==> flow/design.v <==
module PE(
    input           clk,
    input           rst_n,
    input           done,
    input [7:0]     west_in,
    input [7:0]     north_in,
    output reg [7:0]    east_out,
    output reg [7:0]    south_out,
    output reg [31:0]   result
);
reg [31:0] mult_res;
always @(negedge clk or negedge rst_n) begin
    if(!rst_n) begin
        east_out <= 8'b0;
        south_out <= 8'b0;
        result <= 32'b0;
        mult_res <= 32'b0;
    end
    else if(done) begin
        mult_res <= 32'b0;
        result <= 32'b0;
    end
    else begin
        mult_res <= west_in * north_in;
        result <= result + mult_res;
        east_out <= west_in;
        south_out <= north_in;
    end
end
endmodule
module TPU(
    clk,
    rst_n,
    in_valid,
    K,
    M,
    N,
    busy,
    A_wr_en,
    A_index,
    A_data_in,
    A_data_out,
    B_wr_en,
    B_index,
    B_data_in,
    B_data_out,
    C_wr_en,
    C_index,
    C_data_in,
    C_data_out
);
input               clk;
input               rst_n;
input               in_valid;
input [7:0]         K;
input [7:0]         M;
input [7:0]         N;
output reg          busy;
output reg          A_wr_en;
output reg [15:0]   A_index;
output reg [31:0]   A_data_in;
input      [31:0]   A_data_out;
output reg          B_wr_en;
output reg [15:0]   B_index;
output reg [31:0]   B_data_in;
input      [31:0]   B_data_out;
output reg          C_wr_en;
output reg [15:0]   C_index;
output reg [127:0]  C_data_in;
input      [127:0]  C_data_out;
integer i, j;
reg     done;
wire [7:0]      east_out[3:0][3:0];
wire [7:0]      south_out[3:0][3:0];
wire [127:0]    result[3:0];
reg [7:0]   A_data_reg [3:0][3:0];
reg [7:0]   B_data_reg [3:0][3:0];
reg [15:0]  counter;
reg [7:0]   K_reg, M_per_compute, M_reg, N_per_compute, N_reg;
reg [7:0]   M_div, M_mod, N_div, N_mod;
reg [7:0]   row_grp, col_grp;
PE P00(clk, rst_n, done, A_data_reg[0][0], B_data_reg[0][0], east_out[0][0], south_out[0][0], result[0][127:96]);
PE P01(clk, rst_n, done, east_out[0][0], B_data_reg[1][0], east_out[0][1], south_out[0][1], result[0][95:64]);
PE P02(clk, rst_n, done, east_out[0][1], B_data_reg[2][0], east_out[0][2], south_out[0][2], result[0][63:32]);
PE P03(clk, rst_n, done, east_out[0][2], B_data_reg[3][0], east_out[0][3], south_out[0][3], result[0][31:0]);
PE P10(clk, rst_n, done, A_data_reg[1][0], south_out[0][0], east_out[1][0], south_out[1][0], result[1][127:96]);
PE P11(clk, rst_n, done, east_out[1][0], south_out[0][1], east_out[1][1], south_out[1][1], result[1][95:64]);
PE P12(clk, rst_n, done, east_out[1][1], south_out[0][2], east_out[1][2], south_out[1][2], result[1][63:32]);
PE P13(clk, rst_n, done, east_out[1][2], south_out[0][3], east_out[1][3], south_out[1][3], result[1][31:0]);
PE P20(clk, rst_n, done, A_data_reg[2][0], south_out[1][0], east_out[2][0], south_out[2][0], result[2][127:96]);
PE P21(clk, rst_n, done, east_out[2][0], south_out[1][1], east_out[2][1], south_out[2][1], result[2][95:64]);
PE P22(clk, rst_n, done, east_out[2][1], south_out[1][2], east_out[2][2], south_out[2][2], result[2][63:32]);
PE P23(clk, rst_n, done, east_out[2][2], south_out[1][3], east_out[2][3], south_out[2][3], result[2][31:0]);
PE P30(clk, rst_n, done, A_data_reg[3][0], south_out[2][0], east_out[3][0], south_out[3][0], result[3][127:96]);
PE P31(clk, rst_n, done, east_out[3][0], south_out[2][1], east_out[3][1], south_out[3][1], result[3][95:64]);
PE P32(clk, rst_n, done, east_out[3][1], south_out[2][2], east_out[3][2], south_out[3][2], result[3][63:32]);
PE P33(clk, rst_n, done, east_out[3][2], south_out[2][3], east_out[3][3], south_out[3][3], result[3][31:0]);
always @ (posedge clk or negedge rst_n) begin
    if(!rst_n) begin
        busy <= 1'b0;
        done <= 1'b0;
        A_wr_en <= 1'b0;
        A_index <= 16'b0;
        A_data_in <= 32'b0;
        B_wr_en <= 1'b0;
        B_index <= 16'b0;
        B_data_in <= 32'b0;
        C_wr_en <= 1'b0;
        C_index <= 16'b0;
        C_data_in <= 128'b0;
        counter <= 16'b0;
        K_reg <= 8'b0;
        M_reg <= 8'b0;
        N_reg <= 8'b0;
        for(i=0; i<4; i=i+1) begin
            for(j=0; j<4; j=j+1) begin
                A_data_reg[i][j] <= 8'b0;
                B_data_reg[i][j] <= 8'b0;
            end
        end
    end
    else if(in_valid) begin
        busy <= 1'b1;
        done <= 1'b0;
        M_reg <= M;
        K_reg <= K;
        N_reg <= N;
        M_mod = M % 4;
        N_mod = N % 4;
        M_div = (M_mod == 0 ? M/4 : M/4 + 1);
        N_div = (N_mod == 0 ? N/4 : N/4 + 1);
        col_grp <= 8'b0;
        row_grp <= 8'b0;
    end
    else if(busy) begin
        done = 1'b0;
        N_per_compute = (col_grp+1 == N_div && N_mod != 0 ? N_mod : 4);
        M_per_compute = (row_grp+1 == M_div && M_mod != 0 ? M_mod : 4);
        for(i=0; i<4; i=i+1) begin
            A_data_reg[i][0] = A_data_reg[i][1];
            A_data_reg[i][1] = A_data_reg[i][2];
            A_data_reg[i][2] = A_data_reg[i][3];
            A_data_reg[i][3] = 8'b0;
            B_data_reg[i][0] = B_data_reg[i][1];
            B_data_reg[i][1] = B_data_reg[i][2];
            B_data_reg[i][2] = B_data_reg[i][3];
            B_data_reg[i][3] = 8'b0;
        end
        if(counter < K_reg) begin
            A_data_reg[0][0] = A_data_out[31: 24];
            A_data_reg[1][1] = A_data_out[23: 16];
            A_data_reg[2][2] = A_data_out[15: 8];
            A_data_reg[3][3] = A_data_out[7: 0];
            B_data_reg[0][0] = B_data_out[31: 24];
            B_data_reg[1][1] = B_data_out[23: 16];
            B_data_reg[2][2] = B_data_out[15: 8];
            B_data_reg[3][3] = B_data_out[7: 0];
        end
        if(counter < K_reg) begin
            A_index = A_index + 1;
            B_index = B_index + 1;
        end
        else begin
            A_index = (row_grp+1 == M_div ? 16'b0 : K_reg * (row_grp + 1));
            B_index = (row_grp+1 == M_div ? K_reg * (col_grp + 1) : K_reg * col_grp);
        end
        if(counter >= K_reg + N_per_compute) begin
            C_wr_en = 1'b1;
            C_index = col_grp * M_reg + row_grp * 4 + counter - K_reg - N_per_compute;
            C_data_in = result[counter - K_reg - N_per_compute];
        end
        else begin
            C_wr_en = 1'b0;
            C_index = 16'b0;
        end
        counter <= counter + 1;
        if(counter == K_reg + M_per_compute + N_per_compute) begin
            if(row_grp+1 == M_div && col_grp+1 == N_div) begin
                busy <= 1'b0;
                A_index = 16'b0;
                B_index = 16'b0;
            end
            else if(row_grp+1 < M_div) begin
                row_grp = row_grp + 1;
            end
            else if(row_grp+1 == M_div) begin
                col_grp = col_grp + 1;
                row_grp = 0;
            end
            done = 1'b1;
            counter <= 8'b0;
        end
    end
end
endmodule
# Tool chain data of TPU
# Module TPU before and after one edit of its RTL, step after step.
# Lines under "before" count in the file above, lines under "after" in the edited file.
# "diff": "after" minus "before" as printed here.
# Cell names lack the library's common part.
# Not given: --
[setup] design="TPU" clock_port="clk" library="sky130hd" lib_corner="tt_025C_1v80"

# Diff
# The edit as a unified diff against the file above.
# The edited RTL no longer does the same as the RTL above: the edit was made by script, with no optimisation intended.
# begin of diff
@@ -22,5 +22,5 @@
     end
     else begin
-        mult_res <= west_in * north_in;
+        mult_res <= west_in + north_in;
         result <= result + mult_res;
         east_out <= west_in;
# end of diff

# Word level
# Source: Yosys, flattened and elaborated. Widths are those after wreduce. Registers that Yosys merges into a memory's read port (data or address) are not register bits. Print and check cells do not count. Equal cells are merged and count once.
[bits] item="in_bits" before=219 after=219 diff=0
[bits] item="out_inout_bits" before=244 after=244 diff=0
[bits] item="register_bits" before=1621 after=1621 diff=0
[bits] item="elab_cells" before=248 after=248 diff=0
[classes] item="n_logic" before=1 after=1 diff=0
[classes] item="muxes" before=73 after=73 diff=0
[classes] item="reduce_and_logical" before=17 after=17 diff=0
[classes] item="addsub" before=32 after=48 diff=16
[classes] item="multipliers" before=20 after=4 diff=-16
[classes] item="n_cmp" before=3 after=3 diff=0
[classes] item="eq_ne" before=8 after=8 diff=0
[ops] op="multiplier 8 x 8 -> 16 bit" before=18 after=2 diff=-16
[ops] op="adder 8 x 8 -> 9 bit" before=0 after=16 diff=16
# Operator kinds equal on both sides are left out: 38.

# Longest topological paths
# Depth = most cells in a row (Yosys ltp): at word level without a register or memory, in the mapped netlist without a sequential cell, where the memories' decode and read muxes count.
[depth] item="ltp_word" before=10 after=10 diff=0
[depth] item="abc_area" before="0" after="0"
[depth] item="ltp_mapped" before=26 after=28 diff=2
[depth] item="ltp_nobuf" before=26 after=27 diff=1

# Synthesis result
# Source: synth_stat.txt of the flow (Yosys; design flattened, memories mapped). It holds for the ABC_AREA given above (unset counts as 0); a run with the other value may have another netlist.
[mapped] item="n_buf" before=541 after=436 diff=-105
[mapped] item="cell_count" before=11148 after=7918 diff=-3230
[mapped] item="seq_area_um2" before=34327.9 after=31525.2 diff=-2802.7
[mapped] item="area_um2" before=109029.6 after=74983.2 diff=-34046.4
[mapped] item="ff_cells" before=1365 after=1253 diff=-112
[by_type] type="inv_1" before=1143 after=425 diff=-718
[by_type] type="ha_1" before=1025 after=465 diff=-560
[by_type] type="fa_1" before=787 after=227 diff=-560
[by_type] type="and2_1" before=635 after=121 diff=-514
[by_type] type="a21oi_1" before=373 after=595 diff=222
[by_type] type="mux2_2" before=385 after=202 diff=-183
[by_type] type="nor2_1" before=792 after=658 diff=-134
[by_type] type="mux4_2" before=128 after=0 diff=-128
[by_type] type="a222oi_1" before=0 after=128 diff=128
[by_type] type="or3b_1" before=0 after=123 diff=123
[by_type] type="clkbuf_1" before=436 after=314 diff=-122
[by_type] type="a21o_1" before=188 after=74 diff=-114
[by_type] type="dfrtn_1" before=960 after=848 diff=-112
[by_type] type="nor2b_1" before=216 after=123 diff=-93
[by_type] type="a211oi_1" before=64 after=2 diff=-62
[by_type] type="nor3_1" before=169 after=111 diff=-58
[by_type] type="a31oi_1" before=65 after=13 diff=-52
[by_type] type="o21ai_0" before=327 after=279 diff=-48
# Cell types equal on both sides are left out: 12.
# The list need not be complete.
# By module: a second synthesis without flattening, with its own total; a netlist apart from the flattened one above.
[hier_totals] item="cells_unflattened" before=12922 after=8395 diff=-4527
[hier_totals] item="hier_area_um2" before=121481.5 after=82271.4 diff=-39210.1
# Rows give one instance, submodules left out.
[by_module_before] module="PE" cells=570 mod_area_um2=5529.1 seq_area_um2=1601.5 instances=16
[by_module_before] module="TPU" cells=3802 mod_area_um2=33016.7 seq_area_um2=10304.9 instances=1
[by_module_after] module="PE" cells=318 mod_area_um2=3193.1 seq_area_um2=1426.4 instances=16
[by_module_after] module="TPU" cells=3307 mod_area_um2=31182.4 seq_area_um2=10304.9 instances=1

# Flow runs
# Runs of the flow (Yosys, OpenROAD) on both versions; the two runs of a pair have the same settings. The constraints put input and output delay at 20% of the set period each and load the outputs with 0.01 pF.
[settings_pair_A] period_ns=9.85 CAP_MARGIN=20 CORE_MARGIN=2 CORE_UTILIZATION=40 SLEW_MARGIN=20
[results_pair_A] item="final_setup_tns_ns" before=0.000 after=0.000 diff=0.000
[results_pair_A] item="final_setup_ws_ns" before=0.230 after=1.908 diff=1.678
[results_pair_A] item="holdWs_ns" before=0.461 after=0.454 diff=-0.007
[results_pair_A] item="period_less_ws_ns" after=7.942
[results_pair_A] item="synthArea_um2" before=109029.6 after=74983.2 diff=-34046.4
[results_pair_A] item="post_route_util_frac" before=0.448 after=0.458 diff=0.010
[results_pair_A] item="cell_area_final_um2" before=121509.0 after=85170.4 diff=-36338.6
[results_pair_A] item="design.die.area_um2" before=276765.0 after=190938.0 diff=-85827.0
[settings_pair_B] CAP_MARGIN=5 CELL_PAD_IN_SITES_GLOBAL_PLACEMENT=2 CORE_UTILIZATION=38 MIN_ROUTING_LAYER="met1" PLACE_DENSITY=0.45 SLEW_MARGIN=40 TNS_END_PERCENT=20 period_ns=6.76 CORE_MARGIN=2
[results_pair_B] item="final_setup_tns_ns" before=-40.985 after=0.000 diff=40.985
[results_pair_B] item="final_setup_ws_ns" before=-0.995 after=0.484 diff=1.479
[results_pair_B] item="period_less_ws_ns" after=6.276
[results_pair_B] item="synthArea_um2" before=109029.6 after=74983.2 diff=-34046.4
[results_pair_B] item="post_route_util_frac" before=0.443 after=0.441 diff=-0.002
[results_pair_B] item="cell_area_final_um2" before=126255.0 after=86706.9 diff=-39548.1
[results_pair_B] item="design.die.area_um2" before=291222.0 after=200892.0 diff=-90330.0
# By "period_less_ws_ns" is meant the clock period of the run minus its worst setup slack. This is arithmetic on one report: input and output delays are still those of the set period (20% each).
